==> flow/design.v <==
module fifo #(
    parameter DEPTH = 32,          
    parameter DATA_WIDTH = 8,      
    parameter PTR_SIZE = 5
) (
    input  wire                   clk,
    input  wire                   rst,
    input  wire                   wr_en,
    input  wire                   re_en,
    input  wire [DATA_WIDTH-1:0]  data_in,
    output wire [DATA_WIDTH-1:0]  data_out,
    output wire                   empty,
    output wire                   full
);
    reg [DATA_WIDTH-1:0] memory [0:DEPTH-1];
    reg [PTR_SIZE-1:0] wr_ptr;
    reg [PTR_SIZE-1:0] rd_ptr;
    reg empty_reg;
    reg full_reg;
    integer i;
    wire wr_fire = wr_en && !full_reg;
    wire rd_fire = re_en && !empty_reg;
    wire [PTR_SIZE-1:0] used = wr_ptr - rd_ptr;
    always @ (posedge clk or posedge rst) begin
        if (rst)
            wr_ptr <= 0;
        else if (wr_fire)
            wr_ptr <= wr_ptr + 1;
    end
    always @ (posedge clk or posedge rst) begin
        if (rst)
            empty_reg <= 1;
        else if (wr_fire && !rd_fire)
            empty_reg <= 0;
        else if (rd_fire && !wr_fire && (used == 1))
            empty_reg <= 1;
    end
    always @ (posedge clk or posedge rst) begin
        if (rst)
            full_reg <= 0;
        else if (wr_fire && !rd_fire && (used == DEPTH - 1))
            full_reg <= 1;
        else if (rd_fire && !wr_fire)
            full_reg <= 0;
    end
    always @ (posedge clk or posedge rst) begin
        if (rst)
            rd_ptr <= 0;
        else if (rd_fire)
            rd_ptr <= rd_ptr + 1;
    end
    always @ (posedge clk or posedge rst) begin
        if (rst) begin
            for (i = 0; i < DEPTH; i = i + 1)
                memory[i] <= {DATA_WIDTH{1'b0}};
        end else if (wr_fire)
            memory[wr_ptr[$clog2(DEPTH)-1:0]] <= data_in;
    end
    assign data_out = (empty_reg) ? {DATA_WIDTH{1'bx}} : memory[rd_ptr[$clog2(DEPTH)-1:0]];
    assign empty = empty_reg;
    assign full  = full_reg;
endmodule
module multiplier #(
    parameter DATA_WIDTH    = 8,                   
    parameter PRODUCT_WIDTH = DATA_WIDTH * 2
) (
    input  wire [DATA_WIDTH-1:0] in1,         
    input  wire [DATA_WIDTH-1:0] in2,          
    output wire [PRODUCT_WIDTH-1:0] product 
);
    assign product = in1 * in2;
endmodule
module adder #(
    parameter DATA_WIDTH = 8,              
    parameter SUM_WIDTH  = DATA_WIDTH + 1   
)(
    input  wire [DATA_WIDTH-1:0] in1,        
    input  wire [DATA_WIDTH-1:0] in2,        
    output wire [SUM_WIDTH-1:0] sum          
);
    assign sum = in1 + in2;
endmodule
module component (
    input  wire         clk,
    input  wire         rst,
    input  wire [31:0]  fifo1_data_in,
    input  wire [31:0]  fifo2_data_in,
    input  wire [31:0]  fifo3_data_in,
    input  wire         fifo1_write_en,
    input  wire         fifo2_write_en,
    input  wire         fifo3_write_en,
    input  wire         fifo1_read_en,
    input  wire         fifo2_read_en,
    input  wire         fifo3_read_en,
    output wire [31:0]  result_out,
    output wire         fifo1_empty,
    output wire         fifo2_empty,
    output wire         fifo3_empty,
    output wire         fifo1_full,
    output wire         fifo2_full,
    output wire         fifo3_full
);
    wire [31:0] fifo1_data_out;
    wire [31:0] fifo2_data_out;
    wire [31:0] fifo3_data_out;
    wire [31:0] mult_result;
    fifo #(
        .DEPTH(16),
        .DATA_WIDTH(32),
        .PTR_SIZE(5)
    ) fifo1_inst (
        .clk(clk),
        .rst(rst),
        .wr_en(fifo1_write_en),
        .re_en(fifo1_read_en),
        .data_in(fifo1_data_in),
        .data_out(fifo1_data_out),
        .empty(fifo1_empty),
        .full(fifo1_full)
    );
    fifo #(
        .DEPTH(16),
        .DATA_WIDTH(32),
        .PTR_SIZE(5)
    ) fifo2_inst (
        .clk(clk),
        .rst(rst),
        .wr_en(fifo2_write_en),
        .re_en(fifo2_read_en),
        .data_in(fifo2_data_in),
        .data_out(fifo2_data_out),
        .empty(fifo2_empty),
        .full(fifo2_full)
    );
    fifo #(
        .DEPTH(16),
        .DATA_WIDTH(32),
        .PTR_SIZE(5)
    ) fifo3_inst (
        .clk(clk),
        .rst(rst),
        .wr_en(fifo3_write_en),
        .re_en(fifo3_read_en),
        .data_in(fifo3_data_in),
        .data_out(fifo3_data_out),
        .empty(fifo3_empty),
        .full(fifo3_full)
    );
    multiplier #(
        .DATA_WIDTH(32),
        .PRODUCT_WIDTH(32)
    ) mult_inst (
        .in1(fifo1_data_out),
        .in2(fifo2_data_out),
        .product(mult_result)
    );
    adder #(
        .DATA_WIDTH(32),
        .SUM_WIDTH(32)
    ) adder_inst (
        .in1(mult_result),
        .in2(fifo3_data_out),
        .sum(result_out)
    );
endmodule
---- Tool chain data of component ----
Tool output for the design above, in the order of the flow.
Line numbers count from 1 in the design file above.
Operators: Yosys type, input widths -> output width; for muxes data width and select width s.
Cell names lack the library's common part.
Not given: --
inputs
  top module .............................. component
  clock ................................... clk
  cell library ............................ sky130hd
  corner .................................. tt_025C_1v80

---- Word level ----
Counts by Yosys on the flattened word-level netlist (proc, flatten, opt, wreduce). Print and check cells are left out. Cells with the same type and inputs are merged into one.
storage and ports
  flip-flop bits (word level) ............. 1572
  input bits .............................. 104
operators by class
  add/sub/neg operators ................... 10
  $mul .................................... 1
  equal/unequal tests ..................... 96
  mux-type cells .......................... 18
  reductions and logical operators ........ 90
operators by type and width
  kind                 number
  $pmux 32 s16         3
  $mul 32x32->32       1
  $eq 4x4->1 const B   48
  $reduce_and 2->1     48
  $eq 4x3->1 const B   24
  $mux 32              3
  $eq 4x2->1 const B   12
  $add 32x32->32       1
  $add 5x1->5 const B  6
  $eq 4x1->1 const B   6
  $logic_not 4->1      6
  $logic_and 1x1->1    18
  $eq 5x1->1 const B   3
  $eq 5x4->1 const B   3
  $sub 5x5->5          3
  $logic_not 1->1      12
  $reduce_bool 2->1    6
  $mux 1               12

---- Depth ----
Longest topological path by Yosys (ltp), each cell counted once; first at word level (registers and memories cut), then after technology mapping (sequential cells cut; the memories' decode and read muxes count).
logic depth
  word-level depth ........................ 7
  ABC_AREA ................................ 0
  gate-level depth with buffers ........... 40

---- After synthesis ----
The flow's flattened synthesis, as Yosys stat reports it; memories are mapped. The netlist is that of the ABC_AREA named above (0 if unset); the other value can give another one.
cell types
  cell type  number
  dfrtp_1    1569
  mux2_2     1557
  fa_1       441
  inv_1      536
  ha_1       160
  a22oi_1    213
  nor2_1     365
  clkbuf_1   342
  nand2_1    290
  a221oi_1   93
  xnor2_1    93
  a222oi_1   81
  mux2i_1    71
  a22o_1     81
  nand2b_1   107
  a21oi_1    106
  o21ai_0    105
  nand3_1    99
Other cell types: 78; their cells: 796.
synthesis totals
  cells in the netlist .................... 7105
  cell area after synthesis ............... 86758.2 µm²
  flip-flop cells ......................... 1572
  buffers ................................. 536
The figures by module come from a second, unflattened synthesis with its own total; it is not the netlist above.
second synthesis, totals
  cell total of the unflattened synthesis .. 7499
  area total of the unflattened synthesis .. 89392.0 µm²
Rows give one instance, submodules left out.
by module
  module      instances  cells  area (µm²)  seq. area (µm²)
  fifo        3          1853   23983.0     13113.8
  multiplier  1          1704   15717.6     0.0
  adder       1          236    1725.4      0.0
  component   1          0      0.0         0.0

---- Worst setup path after synthesis ----
Source: OpenSTA report_checks on the synthesized netlist (no wires, ideal clock, input and output delay 20% of the period each), path of least setup slack; recovery checks are left aside. Register names are those of the netlist, which keeps one name where synthesis merged equal registers.
timing after synthesis
  path kind ............................... register to output
  start ................................... reg fifo2_inst.rd_ptr[0]
  end ..................................... out result_out[29]
  period .................................. 13.0 ns
  output delay ............................ 2.600 ns
  arrival time ............................ 8.887 ns
  setup slack ............................. 1.513 ns
  delay of the path ....................... 8.887 ns
  stages .................................. 37
  buffers on the path ..................... 5
  synthesis period reached ................ 11.487 ns
"delay of the path" = arrival - input delay + setup time.
A path that ends at an output port has no setup time.
"stages" counts driving pins, that of a launching flip-flop among them; a cell with two outputs on the path counts twice.
"synthesis period reached" is the clock period less the worst setup slack; recovery checks do not enter. This is arithmetic on one report: input and output delays are still those of the set period (20% each).
Between the ends stands the longest chain of elaborated cells between them, by number of cells; it is not shown to be the way that was timed. Of several equally long chains one is given.
Each line given opens the expression or statement behind the cell; cells for indexed reads and writes are added by Yosys, which also makes memories of some case tables.
between the ends, after synthesis
  cells stage by stage .................... dfrtp_1 inv_1 ha_1 buf_2 buf_2 buf_2 buf_1 a222oi_1 a211o_1 a21oi_1 clkbuf_1 nand2_1 fa_1 inv_1 fa_1 fa_1 inv_1 fa_1 inv_1 fa_1 inv_1 fa_1 inv_1 fa_1 inv_1 fa_1 inv_1 ha_1 a21oi_1 a21boi_0 o31ai_1 a311oi_1 nor3_1 o311a_1 o21a_1 nor2_1 xnor2_1
  length of the longest elaborated chain .. 5
  elaborated cells between the ends (all ways) .. 20
  classes of those cells .................. add/sub (1); mul (1); eq/ne (15); mux (2); reduce/logical (1)
ends and longest elaborated chain, after synthesis
  element          RTL line  RTL
  start, declared  17        reg [PTR_SIZE-1:0] rd_ptr;
  start, assigned  48        rd_ptr <= 0;
  start, assigned  50        rd_ptr <= rd_ptr + 1;
  $eq 4x4->1       59        assign data_out = (empty_reg) ? {DATA_WIDTH{1'bx}} : memory[rd_ptr[$clog2(DEPTH)-1:0]];
  $pmux 32 s16     59
  $mux 32          59
  $mul 32x32->32   71
  $add 32x32->32   81        assign sum = in1 + in2;
  end, declared    95        output wire [31:0]  result_out,

---- Path in the finished layout ----
Path of least setup slack in the final report of flow run A (OpenROAD, finished layout, wires in). Where an end is a register, its clock arrival counts in the times.
timing after layout
  path kind ............................... register to output
  start ................................... reg fifo1_inst.rd_ptr[2]
  end ..................................... out result_out[28]
  period .................................. 13.0 ns
  output delay ............................ 2.60 ns
  arrival time ............................ 10.05 ns
  setup slack ............................. 0.35 ns
  stages .................................. 34
  buffers on the path ..................... 6
Between the ends stands the longest chain of elaborated cells between them, by number of cells; it is not shown to be the way that was timed. Of several equally long chains one is given.
between the ends, after layout
  cells stage by stage .................... dfrtp_4 buf_12 buf_12 nand3b_1 a21boi_0 nor4_2 a21oi_2 buf_4 nand2_1 fa_1 inv_1 fa_1 fa_1 inv_1 fa_1 inv_1 ha_1 ha_1 fa_1 inv_1 fa_1 inv_1 ha_1 nor3_1 o21ai_0 a31oi_2 a21oi_1 buf_4 o21ai_2 a31oi_1 buf_4 or4_1 nand3_4 clkdlybuf4s50_1
  length of the longest elaborated chain .. 5
  elaborated cells between the ends (all ways) .. 20
  classes of those cells .................. add/sub (1); mul (1); eq/ne (15); mux (2); reduce/logical (1)
ends and longest elaborated chain, after layout
  element          RTL line  RTL
  start, declared  17        reg [PTR_SIZE-1:0] rd_ptr;
  start, assigned  48        rd_ptr <= 0;
  start, assigned  50        rd_ptr <= rd_ptr + 1;
  $eq 4x4->1       59        assign data_out = (empty_reg) ? {DATA_WIDTH{1'bx}} : memory[rd_ptr[$clog2(DEPTH)-1:0]];
  $pmux 32 s16     59
  $mux 32          59
  $mul 32x32->32   71
  $add 32x32->32   81        assign sum = in1 + in2;
  end, declared    95        output wire [31:0]  result_out,

Add stored flow runs of component

Module component, platform sky130hd: 5 stored runs of the flow (Yosys, OpenROAD) with differing settings, in no particular order. Input and output delays are each 20% of the period that was set; the output load is 0.01 pF.
"achieved clock period (ns)" = clock period - worst setup slack. The figure is calculated, with input and output delays left at 20% of the set period.
"worst setup path time (ns)" is the time allowed to the run's worst setup path (the clock period less input and output delay, where it has them) less its slack. Clock arrival times count: a late capture clock shortens it, a late launch clock lengthens it.

Flow files of flow run A
==> flow/run.sh <==
#!/bin/bash
# the make line also repeats the synthesis and layout settings of config.mk as NAME=value (left out here)
make -C /OpenROAD-flow-scripts/flow DESIGN_CONFIG=/design/flow/config.mk WORK_HOME=/design/flow/orfs CLKGATE_MAP_FILE= finish
==> flow/config.mk <==
export PLATFORM = sky130hd
export DESIGN_NAME = component
export DESIGN_NICKNAME = component
export VERILOG_FILES = /design/flow/design.v
export SDC_FILE = /design/flow/constraint.sdc
export NUM_CORES = 4
export LEC_CHECK = 0
export CAP_MARGIN = 20
export CORE_MARGIN = 2
export CORE_UTILIZATION = 45
export PLACE_DENSITY = 0.6
export SLEW_MARGIN = 20
==> flow/constraint.sdc <==
create_clock -name core_clock -period 13.0 [get_ports {clk}]
set_input_delay 2.6000 -clock core_clock [delete_from_list [all_inputs] [get_ports {clk}]]
set_output_delay 2.6000 -clock core_clock [all_outputs]
set_load 0.01 [all_outputs]

report of flow run A
yosys chip area after synthesis (um^2): 86758.2
finish__design__die__area: 196324.0
finish__design__instance__area__stdcell: 98822.3
finish__design__instance__utilization: 0.5148
finish__timing__setup__ws: 0.347
finish__timing__setup__tns: 0.000
finish__timing__hold__ws: 0.489
achieved clock period (ns): 12.653
worst setup path time (ns): 10.05
worst setup path kind: register to output

Flow files of flow run B
==> flow/run.sh <==
#!/bin/bash
# the make line also repeats the synthesis and layout settings of config.mk as NAME=value (left out here)
make -C /OpenROAD-flow-scripts/flow DESIGN_CONFIG=/design/flow/config.mk WORK_HOME=/design/flow/orfs CLKGATE_MAP_FILE= finish
==> flow/config.mk <==
export PLATFORM = sky130hd
export DESIGN_NAME = component
export DESIGN_NICKNAME = component
export VERILOG_FILES = /design/flow/design.v
export SDC_FILE = /design/flow/constraint.sdc
export NUM_CORES = 4
export LEC_CHECK = 0
export CAP_MARGIN = 20
export CELL_PAD_IN_SITES_DETAIL_PLACEMENT = 1
export CORE_MARGIN = 4
export CORE_UTILIZATION = 43
export GPL_ROUTABILITY_DRIVEN = 1
export GPL_TIMING_DRIVEN = 0
export MAX_ROUTING_LAYER = met4
export MIN_ROUTING_LAYER = met1
export PLACE_DENSITY_LB_ADDON = 0.09
export SETUP_SLACK_MARGIN = 0.88
export SLEW_MARGIN = 30
==> flow/constraint.sdc <==
create_clock -name core_clock -period 17.8 [get_ports {clk}]
set_input_delay 3.5600 -clock core_clock [delete_from_list [all_inputs] [get_ports {clk}]]
set_output_delay 3.5600 -clock core_clock [all_outputs]
set_load 0.01 [all_outputs]

report of flow run B
yosys chip area after synthesis (um^2): 86758.2
finish__design__die__area: 209014.0
finish__design__instance__area__stdcell: 99928.3
finish__design__instance__utilization: 0.4990
finish__timing__setup__ws: 0.999
finish__timing__setup__tns: 0.000
finish__timing__hold__ws: 0.488
achieved clock period (ns): 16.801
worst setup path time (ns): 13.24
worst setup path kind: register to output

Flow files of flow run C
==> flow/run.sh <==
#!/bin/bash
# the make line also repeats the synthesis and layout settings of config.mk as NAME=value (left out here)
make -C /OpenROAD-flow-scripts/flow DESIGN_CONFIG=/design/flow/config.mk WORK_HOME=/design/flow/orfs CLKGATE_MAP_FILE= finish
==> flow/config.mk <==
export PLATFORM = sky130hd
export DESIGN_NAME = component
export DESIGN_NICKNAME = component
export VERILOG_FILES = /design/flow/design.v
export SDC_FILE = /design/flow/constraint.sdc
export NUM_CORES = 4
export LEC_CHECK = 0
export CAP_MARGIN = 20
export CELL_PAD_IN_SITES_DETAIL_PLACEMENT = 1
export CELL_PAD_IN_SITES_GLOBAL_PLACEMENT = 2
export CORE_MARGIN = 4
export CORE_UTILIZATION = 43
export GPL_ROUTABILITY_DRIVEN = 1
export GPL_TIMING_DRIVEN = 0
export MAX_ROUTING_LAYER = met5
export MIN_ROUTING_LAYER = met1
export PLACE_DENSITY = 0.94
export SETUP_SLACK_MARGIN = 0.88
export SLEW_MARGIN = 30
==> flow/constraint.sdc <==
create_clock -name core_clock -period 17.8 [get_ports {clk}]
set_input_delay 3.5600 -clock core_clock [delete_from_list [all_inputs] [get_ports {clk}]]
set_output_delay 3.5600 -clock core_clock [all_outputs]
set_load 0.01 [all_outputs]

report of flow run C
yosys chip area after synthesis (um^2): 86758.2
finish__design__die__area: 209014.0
finish__design__instance__area__stdcell: 99240.2
finish__design__instance__utilization: 0.4955
finish__timing__setup__ws: 0.929
finish__timing__setup__tns: 0.000
finish__timing__hold__ws: 0.491
achieved clock period (ns): 16.871
worst setup path time (ns): 13.31
worst setup path kind: register to output

Flow files of flow run D
==> flow/run.sh <==
#!/bin/bash
# the make line also repeats the synthesis and layout settings of config.mk as NAME=value (left out here)
make -C /OpenROAD-flow-scripts/flow DESIGN_CONFIG=/design/flow/config.mk WORK_HOME=/design/flow/orfs CLKGATE_MAP_FILE= finish
==> flow/config.mk <==
export PLATFORM = sky130hd
export DESIGN_NAME = component
export DESIGN_NICKNAME = component
export VERILOG_FILES = /design/flow/design.v
export SDC_FILE = /design/flow/constraint.sdc
export NUM_CORES = 4
export LEC_CHECK = 0
export ABC_AREA = 0
export CAP_MARGIN = 20
export CELL_PAD_IN_SITES_DETAIL_PLACEMENT = 1
export CELL_PAD_IN_SITES_GLOBAL_PLACEMENT = 3
export CORE_ASPECT_RATIO = 0.73
export CORE_MARGIN = 4
export CORE_UTILIZATION = 43
export CTS_CLUSTER_DIAMETER = 28
export CTS_CLUSTER_SIZE = 54
export GPL_ROUTABILITY_DRIVEN = 1
export GPL_TIMING_DRIVEN = 1
export MAX_ROUTING_LAYER = met4
export MIN_ROUTING_LAYER = met2
export PLACE_DENSITY = 0.94
export SETUP_SLACK_MARGIN = 0.88
export SLEW_MARGIN = 30
export TNS_END_PERCENT = 45
==> flow/constraint.sdc <==
create_clock -name core_clock -period 17.8 [get_ports {clk}]
set_input_delay 3.5600 -clock core_clock [delete_from_list [all_inputs] [get_ports {clk}]]
set_output_delay 3.5600 -clock core_clock [all_outputs]
set_load 0.01 [all_outputs]

report of flow run D
yosys chip area after synthesis (um^2): 86758.2
finish__design__die__area: 209103.0
finish__design__instance__area__stdcell: 103770.0
finish__design__instance__utilization: 0.5187
finish__timing__setup__ws: 1.397
finish__timing__setup__tns: 0.000
finish__timing__hold__ws: 0.488
achieved clock period (ns): 16.403
worst setup path time (ns): 12.84
worst setup path kind: register to output

Flow files of flow run E
==> flow/run.sh <==
#!/bin/bash
# the make line also repeats the synthesis and layout settings of config.mk as NAME=value (left out here)
make -C /OpenROAD-flow-scripts/flow DESIGN_CONFIG=/design/flow/config.mk WORK_HOME=/design/flow/orfs CLKGATE_MAP_FILE= finish
==> flow/config.mk <==
export PLATFORM = sky130hd
export DESIGN_NAME = component
export DESIGN_NICKNAME = component
export VERILOG_FILES = /design/flow/design.v
export SDC_FILE = /design/flow/constraint.sdc
export NUM_CORES = 4
export LEC_CHECK = 0
export CAP_MARGIN = 20
export CORE_MARGIN = 2
export CORE_UTILIZATION = 27
export GPL_TIMING_DRIVEN = 0
export MAX_ROUTING_LAYER = met5
export PLACE_DENSITY_LB_ADDON = 0.14
export SLEW_MARGIN = 20
==> flow/constraint.sdc <==
create_clock -name core_clock -period 10.2 [get_ports {clk}]
set_input_delay 2.0400 -clock core_clock [delete_from_list [all_inputs] [get_ports {clk}]]
set_output_delay 2.0400 -clock core_clock [all_outputs]
set_load 0.01 [all_outputs]

report of flow run E
yosys chip area after synthesis (um^2): 86758.2
finish__design__die__area: 325875.0
finish__design__instance__area__stdcell: 108699.0
finish__design__instance__utilization: 0.3393
finish__timing__setup__ws: -2.139
finish__timing__setup__tns: -27.209
finish__timing__hold__ws: 0.489
achieved clock period (ns): 12.339
worst setup path time (ns): 10.30
worst setup path kind: register to output
